==> flow/design.v <==
`timescale 1ns / 1ps
module clk_div(
   input wire sys_clk,
   input wire sys_clk_rst,
   output wire gen_clk, 
   output wire ps_clk, 
   output wire fsk_clk, 
   output wire gen_en,
   output wire ps_en,
   output wire fsk_en
);
   parameter fsk_div=5;
   parameter ps_div=fsk_div*16;
   parameter gen_div=ps_div*16;
   reg [$clog2(fsk_div)-1:0] fsk_cnt;
   reg [$clog2(ps_div)-1:0] ps_cnt;
   reg [$clog2(gen_div)-1:0] gen_cnt;
   reg gen_clk_reg;
   reg ps_clk_reg;
   reg fsk_clk_reg;
   assign gen_clk=gen_clk_reg;
   assign ps_clk=ps_clk_reg;
   assign fsk_clk=fsk_clk_reg;
   assign gen_en=~(gen_cnt<gen_div-1) & ~gen_clk_reg;
   assign ps_en=~(ps_cnt<ps_div-1) & ~ps_clk_reg;
   assign fsk_en=~(fsk_cnt<fsk_div-1) & ~fsk_clk_reg;
   always@(posedge sys_clk or posedge sys_clk_rst) begin
     if(sys_clk_rst) begin
       gen_cnt<=32'd0;
       ps_cnt<=32'd0;
       fsk_cnt<=32'd0;
       gen_clk_reg<=1'b0;
       ps_clk_reg<=1'b0;
       fsk_clk_reg<=1'b0;
     end
     else begin
       if(gen_cnt<gen_div-1) begin
         gen_cnt<=gen_cnt+32'd1;
         gen_clk_reg<=gen_clk_reg;
       end
       else begin
         gen_cnt<=32'd0;
         gen_clk_reg<=~gen_clk_reg;
       end
       if(ps_cnt<ps_div-1) begin
         ps_cnt<=ps_cnt+32'd1;
         ps_clk_reg<=ps_clk_reg;
       end
       else begin
         ps_cnt<=32'd0;
         ps_clk_reg<=~ps_clk_reg;
       end
       if(fsk_cnt<fsk_div-1) begin
         fsk_cnt<=fsk_cnt+32'd1;
         fsk_clk_reg<=fsk_clk_reg;
       end
       else begin
         fsk_cnt<=32'd0;
         fsk_clk_reg<=~fsk_clk_reg;
       end
     end
   end
endmodule
`timescale 1ns / 1ps
module sig_gen(
  input wire clk,
  input wire rst,
  input wire en,
  output wire [7:0] data_out
);
  reg [7:0] data_out_reg;
  assign data_out=data_out_reg;
  always@(posedge clk or posedge rst) begin
   if(rst) begin
    data_out_reg<=8'd0;
   end
   else if(en) begin
    data_out_reg<=data_out_reg+8'd1;
   end
  end
endmodule
`timescale 1ns / 1ps
module hamming_encode(
    input wire [7:0] bitstream,
    input wire clk,
    input wire rst,
    input wire en,
    output wire [15:0] hammingcode
);    
    reg [2:0] check1;
    reg [2:0] check2;
    reg [15:0] hammingcode_reg;
    assign hammingcode=hammingcode_reg;
always @(*) begin
    check1[2] <= bitstream[7] ^ bitstream[6] ^ bitstream[5];
    check1[1] <= bitstream[7] ^ bitstream[6] ^ bitstream[4];
    check1[0] <= bitstream[7] ^ bitstream[5] ^ bitstream[4];
    check2[2] <= bitstream[3] ^ bitstream[2] ^ bitstream[1];
    check2[1] <= bitstream[3] ^ bitstream[2] ^ bitstream[0];
    check2[0] <= bitstream[3] ^ bitstream[1] ^ bitstream[0];
end
always @(posedge clk or posedge rst) begin
    if (rst) begin
        hammingcode_reg <= 16'd0;
    end
    else if (en) hammingcode_reg <= {2'b11,bitstream[7:4], check1[2:0], bitstream[3:0], check2[2:0]};
end
endmodule
`timescale 1ns / 1ps
module P2S(
   input wire clk, 
   input wire rst,
   input wire en,
   input wire [15:0] din,
   output reg dout,
   output reg sig_valid
    );
    reg [3:0] cnt;
    always@(posedge clk or posedge rst) begin
      if(rst) begin
        cnt <= 4'd0;
        dout <= 1'b0;
        sig_valid <= 1'b0;
      end
      else if(en) begin
      if(din[15:14]==2'b11) begin
        dout <= din[15-cnt];
        sig_valid<=1'b1;
        if(cnt<=14) cnt <= cnt + 4'd1;
        else cnt <= 4'd0;
       end 
       else sig_valid<=1'b0;
      end
    end
endmodule
`timescale 1ns / 1ps
module fsk_modulate (
    input wire clk,
    input wire rst,
    input wire en,
    input wire bit_in,
    input wire sig_valid,
    output wire wave_out
);
    reg [3:0] cnt;
    reg wave_h, wave_l;
    always @(posedge clk or posedge rst) begin
		if (rst) begin
			cnt <= 4'b0000;
			wave_h <= 0;
			wave_l <= 0;
		end
		else if (en) begin
		 if(sig_valid) begin
			if(cnt == 4'b0111) begin
				wave_h <= ~wave_h;
				wave_l <= ~wave_l;
				cnt <= 4'b0000;
			end
			else if(~(cnt%4)) begin
				wave_h <= ~wave_h;
			end
			cnt <= cnt + 1;
		 end
		 else cnt<=4'b0;
		end
    end
    assign wave_out = bit_in?wave_h:wave_l;
endmodule
`timescale 1ns / 1ps
module fsk_demodulate(
   input wire clk,
   input wire rst,
   input wire en,
   input wire in,
   output reg out
 );
    reg [4:0] zeronum;
    reg [4:0] clknum;
    reg last,outreg;
    always@(posedge clk or posedge rst)
    begin
		if (rst) begin
			last<=0;
			zeronum<=0;
			clknum<=5'b0;
			outreg<=0;
			out<=0;
		end
		else if (en) begin
			clknum<=clknum+1;
			if(in!=last)
			begin
				zeronum<=zeronum+1;
			end
			if(clknum == 3) 
			begin
				if(zeronum > 1)
				begin
					outreg<=1;
				end
				else
				begin
					outreg<=0;
				end
			end 
			if(clknum == 15)
			begin
				clknum<=0;
				zeronum<=0;
				out<=outreg;
			end
			last<=in;
		end
    end
endmodule
`timescale 1ns / 1ps
module S2P(
  input wire clk, 
  input wire rst,
  input wire en,
  input wire din,
  output reg [13:0] hammingcode
    );
    reg [1:0] current;
    reg [1:0] next;
    parameter IDLE = 2'b00;
    parameter START = 2'b01;
    parameter RECEIVE = 2'b11;
    reg [13:0] temp_reg;
    reg current_bit;
    reg [15:0] cnt;
    reg flag; 
    always@(posedge clk or posedge rst) begin
      if(rst) begin
       current <= IDLE;
      end
      else if(en) begin
       current <= next;
      end
    end
    always@(*) begin
     case(current)
      IDLE:
        if(current_bit) next<=START;
        else next<=IDLE;
      START:
        if(current_bit) next<=RECEIVE;
        else next<=IDLE; 
      RECEIVE:begin
        if(cnt<13) begin
         next <= RECEIVE; 
        end
        else begin
         next <= IDLE;
        end
      end
      default:next <= IDLE;
     endcase
    end
    always@(posedge clk or posedge rst) begin
     if(rst) begin
      current_bit <= 1'b0;
      temp_reg <= 14'b0;
      cnt <= 16'd0;
      flag <= 1'b0;
      hammingcode <= 14'b0;
     end
     else if(en) begin
      current_bit<=din;
      case(current)
        IDLE:begin
         flag<=1'b0;
         temp_reg<=14'b0;
        end
        START:begin
         flag<=1'b0;
         temp_reg<=14'b0;
        end
        RECEIVE:begin
         temp_reg[13-cnt]<=current_bit;
         cnt<=cnt+16'd1;
         flag<=1'b0;
         if(cnt==13) begin
          flag<=1'b1;
          cnt<=16'd0;
         end
        end
        default:begin
         flag<=1'b0;
         temp_reg<=14'b0;
        end
      endcase
      if(flag) begin
       hammingcode <= temp_reg;
      end
     end
    end
endmodule
`timescale 1ns / 1ps
module hamming_decode(
    input [13:0] code,
    input clk,
    input rst,
    input en,
    output reg [7:0] bitstream
    );
    reg [2:0] check1;
    reg [2:0] check2;
always @(*) begin
    check1[2] <= code[13] ^ code[12] ^ code[11] ^ code[9];
    check1[1] <= code[13] ^ code[12] ^ code[10] ^ code[8];
    check1[0] <= code[13] ^ code[11] ^ code[10] ^ code[7];
    check2[2] <= code[6] ^ code[5] ^ code[4] ^ code[2];
    check2[1] <= code[6] ^ code[5] ^ code[3] ^ code[1];
    check2[0] <= code[6] ^ code[4] ^ code[3] ^ code[0];
end
always @(posedge clk or posedge rst) begin
     if (rst) begin
       bitstream <= 4'd0;
     end
     else if (en) begin
        case(check1)
            3'b111: bitstream[7:4] <= {~code[13], code[12:10]};
            3'b110: bitstream[7:4] <= {code[13], ~code[12], code[11:10]};
            3'b101: bitstream[7:4] <= {code[13:12], ~code[11], code[10]};
            3'b011: bitstream[7:4] <= {code[13:11], ~code[10]};
            default: bitstream[7:4] <= code[13:10];
        endcase
        case(check2)
            3'b111: bitstream[3:0] <= {~code[6], code[5:3]};
            3'b110: bitstream[3:0] <= {code[6], ~code[5], code[4:3]};
            3'b101: bitstream[3:0] <= {code[6:5], ~code[4], code[3]};
            3'b011: bitstream[3:0] <= {code[6:4], ~code[3]};
            default: bitstream[3:0] <= code[6:3];
        endcase
     end
end
endmodule
`timescale 1ns / 1ps
module Tx_top(
  input wire sys_clk,
  input wire sys_clk_rst,
  input wire rst,
  output wire [7:0] data_out, 
  output wire [15:0] hammingcode,
  output wire fsk_out 
);
  wire gen_clk;
  wire ps_clk;
  wire fsk_clk;
  wire gen_en;
  wire ps_en;
  wire fsk_en;
  clk_div my_clk_div(
   .sys_clk(sys_clk),
   .sys_clk_rst(sys_clk_rst),
   .gen_clk(gen_clk),
   .ps_clk(ps_clk),
   .fsk_clk(fsk_clk),
   .gen_en(gen_en),
   .ps_en(ps_en),
   .fsk_en(fsk_en)
  );
  sig_gen my_sig_gen(
    .clk(sys_clk),
    .en(gen_en),
    .rst(rst),
    .data_out(data_out)
  );
  hamming_encode my_hamming_encode(
    .bitstream(data_out),
    .clk(sys_clk),
    .en(gen_en),
    .rst(rst),
    .hammingcode(hammingcode)
  );
  wire dout;
  wire sig_valid;
  P2S my_P2S(
    .clk(sys_clk),
    .en(ps_en),
    .rst(rst),
    .din(hammingcode),
    .dout(dout),
    .sig_valid(sig_valid)
  );
  fsk_modulate my_fsk_modulate(
    .clk(sys_clk),
    .en(fsk_en),
    .rst(rst),
    .bit_in(dout),
    .sig_valid(sig_valid),
    .wave_out(fsk_out)
  );
endmodule
`timescale 1ns / 1ps
module Rx_top(
  input wire sys_clk,
  input wire sys_clk_rst,
  input wire rst,
  input wire bit_in, 
  output wire [13:0] hammingcode,
  output wire [7:0] sig_out
);
  wire gen_clk;
  wire ps_clk;
  wire fsk_clk;
  wire gen_en;
  wire ps_en;
  wire fsk_en;
  clk_div my_clk_div(
   .sys_clk(sys_clk),
   .sys_clk_rst(sys_clk_rst),
   .gen_clk(gen_clk),
   .ps_clk(ps_clk),
   .fsk_clk(fsk_clk),
   .gen_en(gen_en),
   .ps_en(ps_en),
   .fsk_en(fsk_en)
  );
  wire de_fsk_out;
  fsk_demodulate my_fsk_demodulate(
    .clk(sys_clk),
    .en(fsk_en),
    .rst(rst),
    .in(bit_in),
    .out(de_fsk_out)
  );
  S2P my_S2P(
    .clk(sys_clk),
    .en(ps_en),
    .rst(rst),
    .din(de_fsk_out),
    .hammingcode(hammingcode)
  );
  hamming_decode my_hamming_decode(
    .code(hammingcode),
    .clk(sys_clk),
    .en(gen_en),
    .rst(rst),
    .bitstream(sig_out)
  );
endmodule
`timescale 1ns / 1ps
module comm_top(
  input wire sys_clk,
  input wire sys_clk_rst,
  input wire rst,
  input wire bit_in, 
  output wire bit_out, 
  output wire [7:0] data_trans, 
  output wire [7:0] data_recev 
);
  wire [15:0] en_hamming_code; 
  wire [13:0] de_hamming_code; 
Tx_top my_Tx_top(
  .sys_clk(sys_clk),
  .sys_clk_rst(sys_clk_rst),
  .rst(rst),
  .data_out(data_trans), 
  .hammingcode(en_hamming_code),
  .fsk_out(bit_out) 
);
Rx_top my_Rx_top(
  .sys_clk(sys_clk),
  .sys_clk_rst(sys_clk_rst),
  .rst(rst),
  .bit_in(bit_in), 
  .hammingcode(de_hamming_code),
  .sig_out(data_recev) 
);
endmodule
Reports on comm_top. What the tools print for comm_top, step after step. Lines are those of the file above, counted from 1. A cell with -- has no value.

Top: comm_top. Clock input: sys_clk. Library: sky130hd. Corner: tt_025C_1v80.

After elaboration. Yosys after proc, flatten, opt, wreduce and memory -nomap, before mapping. Memory bits, and registers merged into a memory's read port (data or address), are not among the register bits. Print and check cells are not counted. Equal cells are merged and count once.

Under register bits after elaboration stands 152. The figure for output and inout bits is 17. Under cells after elaboration stands 172.

Add/subtract/negate cells: 15. Magnitude comparators: 9. For eq/ne operators the number is 16. For shifts and indexed selects the number is 3. For multiplexer cells the number is 26. For bitwise gates (word level) the number is 58. The figure for reductions and logical operators is 12.

Operator list (count): variable shift 1 x 33 -> 14 bit (1); variable shift 1 x 33 -> 14 bit with constant A (1); negator 32 -> 33 bit (1); inverter 2 -> 32 bit (1); nonzero test 32 bit (1); case mux 4 bit (select 4 bit) (2); bitwise XOR 1 bit (26); inverter 1 bit (22); adder 11 x 1 -> 11 bit with constant B (2); less-than comparator 11 bit with constant B (2); 2-to-1 mux 11 bit (2); equality test 3 bit with constant B (6); subtractor 4 x 16 -> 17 bit with constant A (1); adder 16 x 1 -> 16 bit with constant B (1); less-than comparator 16 x 4 -> 1 bit with constant B (1); equality test 16 x 4 -> 1 bit with constant B (1); variable part select 16 x 5 -> 1 bit (1); 2-to-1 mux 16 bit (1); 2-to-1 mux 5 bit (3); bitwise AND 14 bit (1); bitwise OR 14 bit (1); inverter 14 bit (1); adder 7 x 1 -> 7 bit with constant B (2); less-than comparator 7 bit with constant B (2); 2-to-1 mux 14 bit (1); 2-to-1 mux 7 bit (2); AND reduction 2 bit (6); adder 5 x 1 -> 5 bit with constant B (2).

Not listed: further kinds 23, cells in them 45.

Logic depth. Depth = most cells in a row (Yosys ltp): at word level without a register or memory, in the mapped netlist without a sequential cell, where the memories' decode and read muxes count.

For depth in word-level cells the number is 7. The entry for ABC_AREA reads 0. For mapped depth the number is 15.

Netlist. The flow's flattened synthesis, as Yosys stat reports it; memories are mapped. The netlist is that of the ABC_AREA named above (0 if unset); the other value can give another one.

The figure for mapped cells is 808. The figure for synthesis area is 0.0080214 mm². For sequential part of the area the number is 0.0038299 mm². The entry for mapped flip-flops reads 153.

Cells by type (count): sky130_fd_sc_hd__dfrtp_1 (152); sky130_fd_sc_hd__xnor2_1 (64); sky130_fd_sc_hd__nand2_1 (112); sky130_fd_sc_hd__xor2_1 (45); sky130_fd_sc_hd__nor2_1 (79); sky130_fd_sc_hd__ha_1 (19); sky130_fd_sc_hd__mux2_2 (19); sky130_fd_sc_hd__nand3_1 (37); sky130_fd_sc_hd__o21ai_0 (28); sky130_fd_sc_hd__and3_1 (20); sky130_fd_sc_hd__nand4_1 (20); sky130_fd_sc_hd__clkbuf_1 (31); sky130_fd_sc_hd__a21oi_1 (22); sky130_fd_sc_hd__nor2b_1 (16); sky130_fd_sc_hd__mux4_2 (4); sky130_fd_sc_hd__nor3_1 (13); sky130_fd_sc_hd__o2111ai_1 (7); sky130_fd_sc_hd__a2111oi_4 (2).

Other cell types: 43; their cells: 118. By module: a second synthesis without flattening, with its own total; a netlist apart from the flattened one above.

The entry for cell total of the unflattened synthesis reads 875. Under area (unflattened synthesis) stands 0.0090011 mm².

Each row is one instance without its submodules.

By module: S2P (times used 1, cells 367, area 0.0034608 mm²); clk_div (times used 2, cells 103, area 0.0011111 mm²); hamming_decode (times used 1, cells 92, area 0.0007945 mm²); fsk_demodulate (times used 1, cells 68, area 0.0007294 mm²); hamming_encode (times used 1, cells 40, area 0.0007057 mm²); P2S (times used 1, cells 48, area 0.0004529 mm²); sig_gen (times used 1, cells 27, area 0.0003453 mm²); fsk_modulate (times used 1, cells 27, area 0.0002903 mm²); Rx_top (times used 1, cells 0, area 0 mm²); Tx_top (times used 1, cells 0, area 0 mm²); comm_top (times used 1, cells 0, area 0 mm²).

Path before layout. Source: OpenSTA report_checks on the synthesized netlist (no wires, ideal clock, input and output delay 20% of the period each), path of least setup slack; recovery checks are left aside. Register names are those of the netlist, which keeps one name where synthesis merged equal registers.

Kind: register to register. Start: register my_Rx_top.my_S2P.cnt[1]. End: register my_Rx_top.my_S2P.temp_reg[9]. Clock period: 10000 ps. For library setup time the number is 137 ps. The figure for arrival time is 3351 ps. The figure for required time is 9863 ps. Slack: 6512 ps. For path delay the number is 3488 ps. For stages the number is 16. The figure for path buffers is 2. The figure for synthesis period reached is 3488 ps.

"path delay" = arrival - input delay + setup time. "stages" counts driving pins, that of a launching flip-flop among them; a cell with two outputs on the path counts twice. "synthesis period reached" = period - worst setup slack (recovery checks aside). The figure is calculated, with input and output delays left at 20% of the set period. Between the ends stands the longest chain of elaborated cells between them, by number of cells; it is not shown to be the way that was timed. Of several equally long chains one is given. Each line given opens the expression or statement behind the cell; cells for indexed reads and writes are added by Yosys, which also makes memories of some case tables. At most two assigning lines are given for a register; there are more. Where a signal picks the word or bit written, the line may be left out of the assigning lines.

Cell sequence: sky130_fd_sc_hd__dfrtp_1 -> sky130_fd_sc_hd__ha_1 -> sky130_fd_sc_hd__buf_2 -> sky130_fd_sc_hd__a2111oi_4 -> sky130_fd_sc_hd__nand3_2 -> sky130_fd_sc_hd__nor4b_2 -> sky130_fd_sc_hd__o2111ai_1 -> sky130_fd_sc_hd__nor3_1 -> sky130_fd_sc_hd__ha_1 -> sky130_fd_sc_hd__inv_1 -> sky130_fd_sc_hd__nor3_1 -> sky130_fd_sc_hd__a32o_1 -> sky130_fd_sc_hd__clkbuf_1 -> sky130_fd_sc_hd__o2111ai_1 -> sky130_fd_sc_hd__a21oi_1 -> sky130_fd_sc_hd__o32ai_2. The entry for length of the longest elaborated chain reads 7.

Ends and longest elaborated chain, after synthesis: start, declared (RTL line 232) `reg [15:0] cnt;`; start, assigned (RTL line 265) `cnt <= 16'd0;`; start, assigned (RTL line 282) `cnt<=cnt+16'd1;`; subtractor 4 x 16 -> 17 bit (RTL line 281) `temp_reg[13-cnt]<=current_bit;`; negator 32 -> 33 bit (RTL line 281); variable shift 1 x 33 -> 14 bit (RTL line 281); inverter 14 bit (RTL line 281); bitwise AND 14 bit (RTL line 281); bitwise OR 14 bit (RTL line 281); 2-to-1 mux 14 bit (RTL line 271) `case(current)`; end, assigned (RTL line 264) `temp_reg <= 14'b0;`; end, assigned (RTL line 274) `temp_reg<=14'b0;`; end, declared (RTL line 230) `reg [13:0] temp_reg;`.

Worst path after layout. Path of least setup slack in the final report of flow run A (OpenROAD, finished layout, wires in). Where an end is a register, its clock arrival counts in the times. The report prints the path's times to 10 ps; the period is as set.

Kind: register to register. Start: register my_Rx_top.my_S2P.cnt[1]. End: register my_Rx_top.my_S2P.temp_reg[5]. Clock period: 2510 ps. For library setup time the number is 120 ps. The figure for arrival time is 3500 ps. The figure for required time is 2800 ps. Slack: -700 ps. For stages the number is 15. The figure for path buffers is 2.

Between the ends stands the longest chain of elaborated cells between them, by number of cells; it is not shown to be the way that was timed. Of several equally long chains one is given. At most two assigning lines are given for a register; there are more. Where a signal picks the word or bit written, the line may be left out of the assigning lines.

Cell sequence: sky130_fd_sc_hd__dfrtp_1 -> sky130_fd_sc_hd__ha_2 -> sky130_fd_sc_hd__a2111oi_4 -> sky130_fd_sc_hd__buf_4 -> sky130_fd_sc_hd__nand3_4 -> sky130_fd_sc_hd__mux2_4 -> sky130_fd_sc_hd__o2111ai_2 -> sky130_fd_sc_hd__nor3_2 -> sky130_fd_sc_hd__ha_1 -> sky130_fd_sc_hd__nand2b_4 -> sky130_fd_sc_hd__a2111oi_4 -> sky130_fd_sc_hd__buf_6 -> sky130_fd_sc_hd__o2111ai_2 -> sky130_fd_sc_hd__a21oi_1 -> sky130_fd_sc_hd__o22ai_1. The entry for length of the longest elaborated chain reads 7.

Ends and longest elaborated chain, post-layout: start, declared (RTL line 232) `reg [15:0] cnt;`; start, assigned (RTL line 265) `cnt <= 16'd0;`; start, assigned (RTL line 282) `cnt<=cnt+16'd1;`; subtractor 4 x 16 -> 17 bit (RTL line 281) `temp_reg[13-cnt]<=current_bit;`; negator 32 -> 33 bit (RTL line 281); variable shift 1 x 33 -> 14 bit (RTL line 281); inverter 14 bit (RTL line 281); bitwise AND 14 bit (RTL line 281); bitwise OR 14 bit (RTL line 281); 2-to-1 mux 14 bit (RTL line 271) `case(current)`; end, assigned (RTL line 264) `temp_reg <= 14'b0;`; end, assigned (RTL line 274) `temp_reg<=14'b0;`; end, declared (RTL line 230) `reg [13:0] temp_reg;`.

Add stored flow runs of comm_top

comm_top through Yosys and OpenROAD on sky130hd: 5 stored runs, unordered, with their settings and measured results. The constraints put input and output delay at 20% of the set period each and load the outputs with 0.01 pF. By "reached clock period" is meant the clock period of the run minus its worst setup slack. This is arithmetic on one report: input and output delays are still those of the set period (20% each). "critical setup path time" is the time allowed to the run's worst setup path (the clock period less input and output delay, where it has them) less its slack. Clock arrival times count: a late capture clock shortens it, a late launch clock lengthens it. "total design power" is the tool's figure for a default switching activity; nothing was simulated. "critical setup path time" is known to 10 ps.

Flow run A has these settings: CORE_UTILIZATION 40; period_ns 2.51; CAP_MARGIN 20; CORE_MARGIN 2; SLEW_MARGIN 20. The netlist area reported by Yosys comes to 0.0080214 mm². For the die outline area the run shows 0.0212023 mm². The measured area of the standard cells in the finished layout is 0.009887 mm². The final utilization comes to 50.5 %. The worst setup slack after layout stands at -703 ps. The post-route setup TNS comes to -8972 ps. The worst hold slack after layout stands at 432 ps. For the total design power the run shows 5112 uW. The reached clock period comes to 3213 ps. For the critical setup path time the run shows 3210 ps. Worst setup path kind: register to register.

Flow run B has these settings: ABC_AREA 0; CAP_MARGIN 40; CELL_PAD_IN_SITES_DETAIL_PLACEMENT 1; CELL_PAD_IN_SITES_GLOBAL_PLACEMENT 3; CORE_ASPECT_RATIO 1.23; CORE_UTILIZATION 21; CTS_CLUSTER_DIAMETER 144; GPL_ROUTABILITY_DRIVEN 1; GPL_TIMING_DRIVEN 1; MAX_ROUTING_LAYER met4; PLACE_DENSITY_LB_ADDON 0.12; SETUP_SLACK_MARGIN -0.01; SLEW_MARGIN 40; TNS_END_PERCENT 85; period_ns 6.48; CORE_MARGIN 2. The netlist area reported by Yosys comes to 0.0080214 mm². For the die outline area the run shows 0.0397856 mm². The measured area of the standard cells in the finished layout is 0.0093277 mm². The final utilization comes to 24.7 %. The worst setup slack after layout stands at 2380 ps. The post-route setup TNS comes to 0 ps. The worst hold slack after layout stands at 427 ps. For the total design power the run shows 2089 uW. The reached clock period comes to 4100 ps. For the critical setup path time the run shows 4100 ps. Worst setup path kind: register to register.

Flow run C has these settings: CELL_PAD_IN_SITES_GLOBAL_PLACEMENT 3; CORE_UTILIZATION 23; CTS_CLUSTER_DIAMETER 291; TNS_END_PERCENT 85; period_ns 10.0; CAP_MARGIN 20; CORE_MARGIN 2; SLEW_MARGIN 20. The netlist area reported by Yosys comes to 0.0080214 mm². For the die outline area the run shows 0.0363856 mm². The measured area of the standard cells in the finished layout is 0.0092651 mm². The final utilization comes to 26.9 %. The worst setup slack after layout stands at 5846 ps. The post-route setup TNS comes to 0 ps. The worst hold slack after layout stands at 433 ps. For the total design power the run shows 1334 uW. The reached clock period comes to 4154 ps. For the critical setup path time the run shows 4150 ps. Worst setup path kind: register to register.

Flow run D has these settings: CORE_UTILIZATION 32; period_ns 4.2; CAP_MARGIN 20; CORE_MARGIN 2; SLEW_MARGIN 20. The netlist area reported by Yosys comes to 0.0080214 mm². For the die outline area the run shows 0.0263494 mm². The measured area of the standard cells in the finished layout is 0.0091775 mm². The final utilization comes to 37.5 %. The worst setup slack after layout stands at 376 ps. The post-route setup TNS comes to 0 ps. The worst hold slack after layout stands at 424 ps. For the total design power the run shows 3182 uW. The reached clock period comes to 3824 ps. For the critical setup path time the run shows 3820 ps. Worst setup path kind: register to register.

Flow run E has these settings: CORE_UTILIZATION 44; SLEW_MARGIN 25; period_ns 3.75; CAP_MARGIN 20; CORE_MARGIN 2. The netlist area reported by Yosys comes to 0.0080214 mm². For the die outline area the run shows 0.0193266 mm². The measured area of the standard cells in the finished layout is 0.0091075 mm². The final utilization comes to 50.9 %. The worst setup slack after layout stands at 243 ps. The post-route setup TNS comes to 0 ps. The worst hold slack after layout stands at 429 ps. For the total design power the run shows 3563 uW. The reached clock period comes to 3507 ps. For the critical setup path time the run shows 3510 ps. Worst setup path kind: register to register.
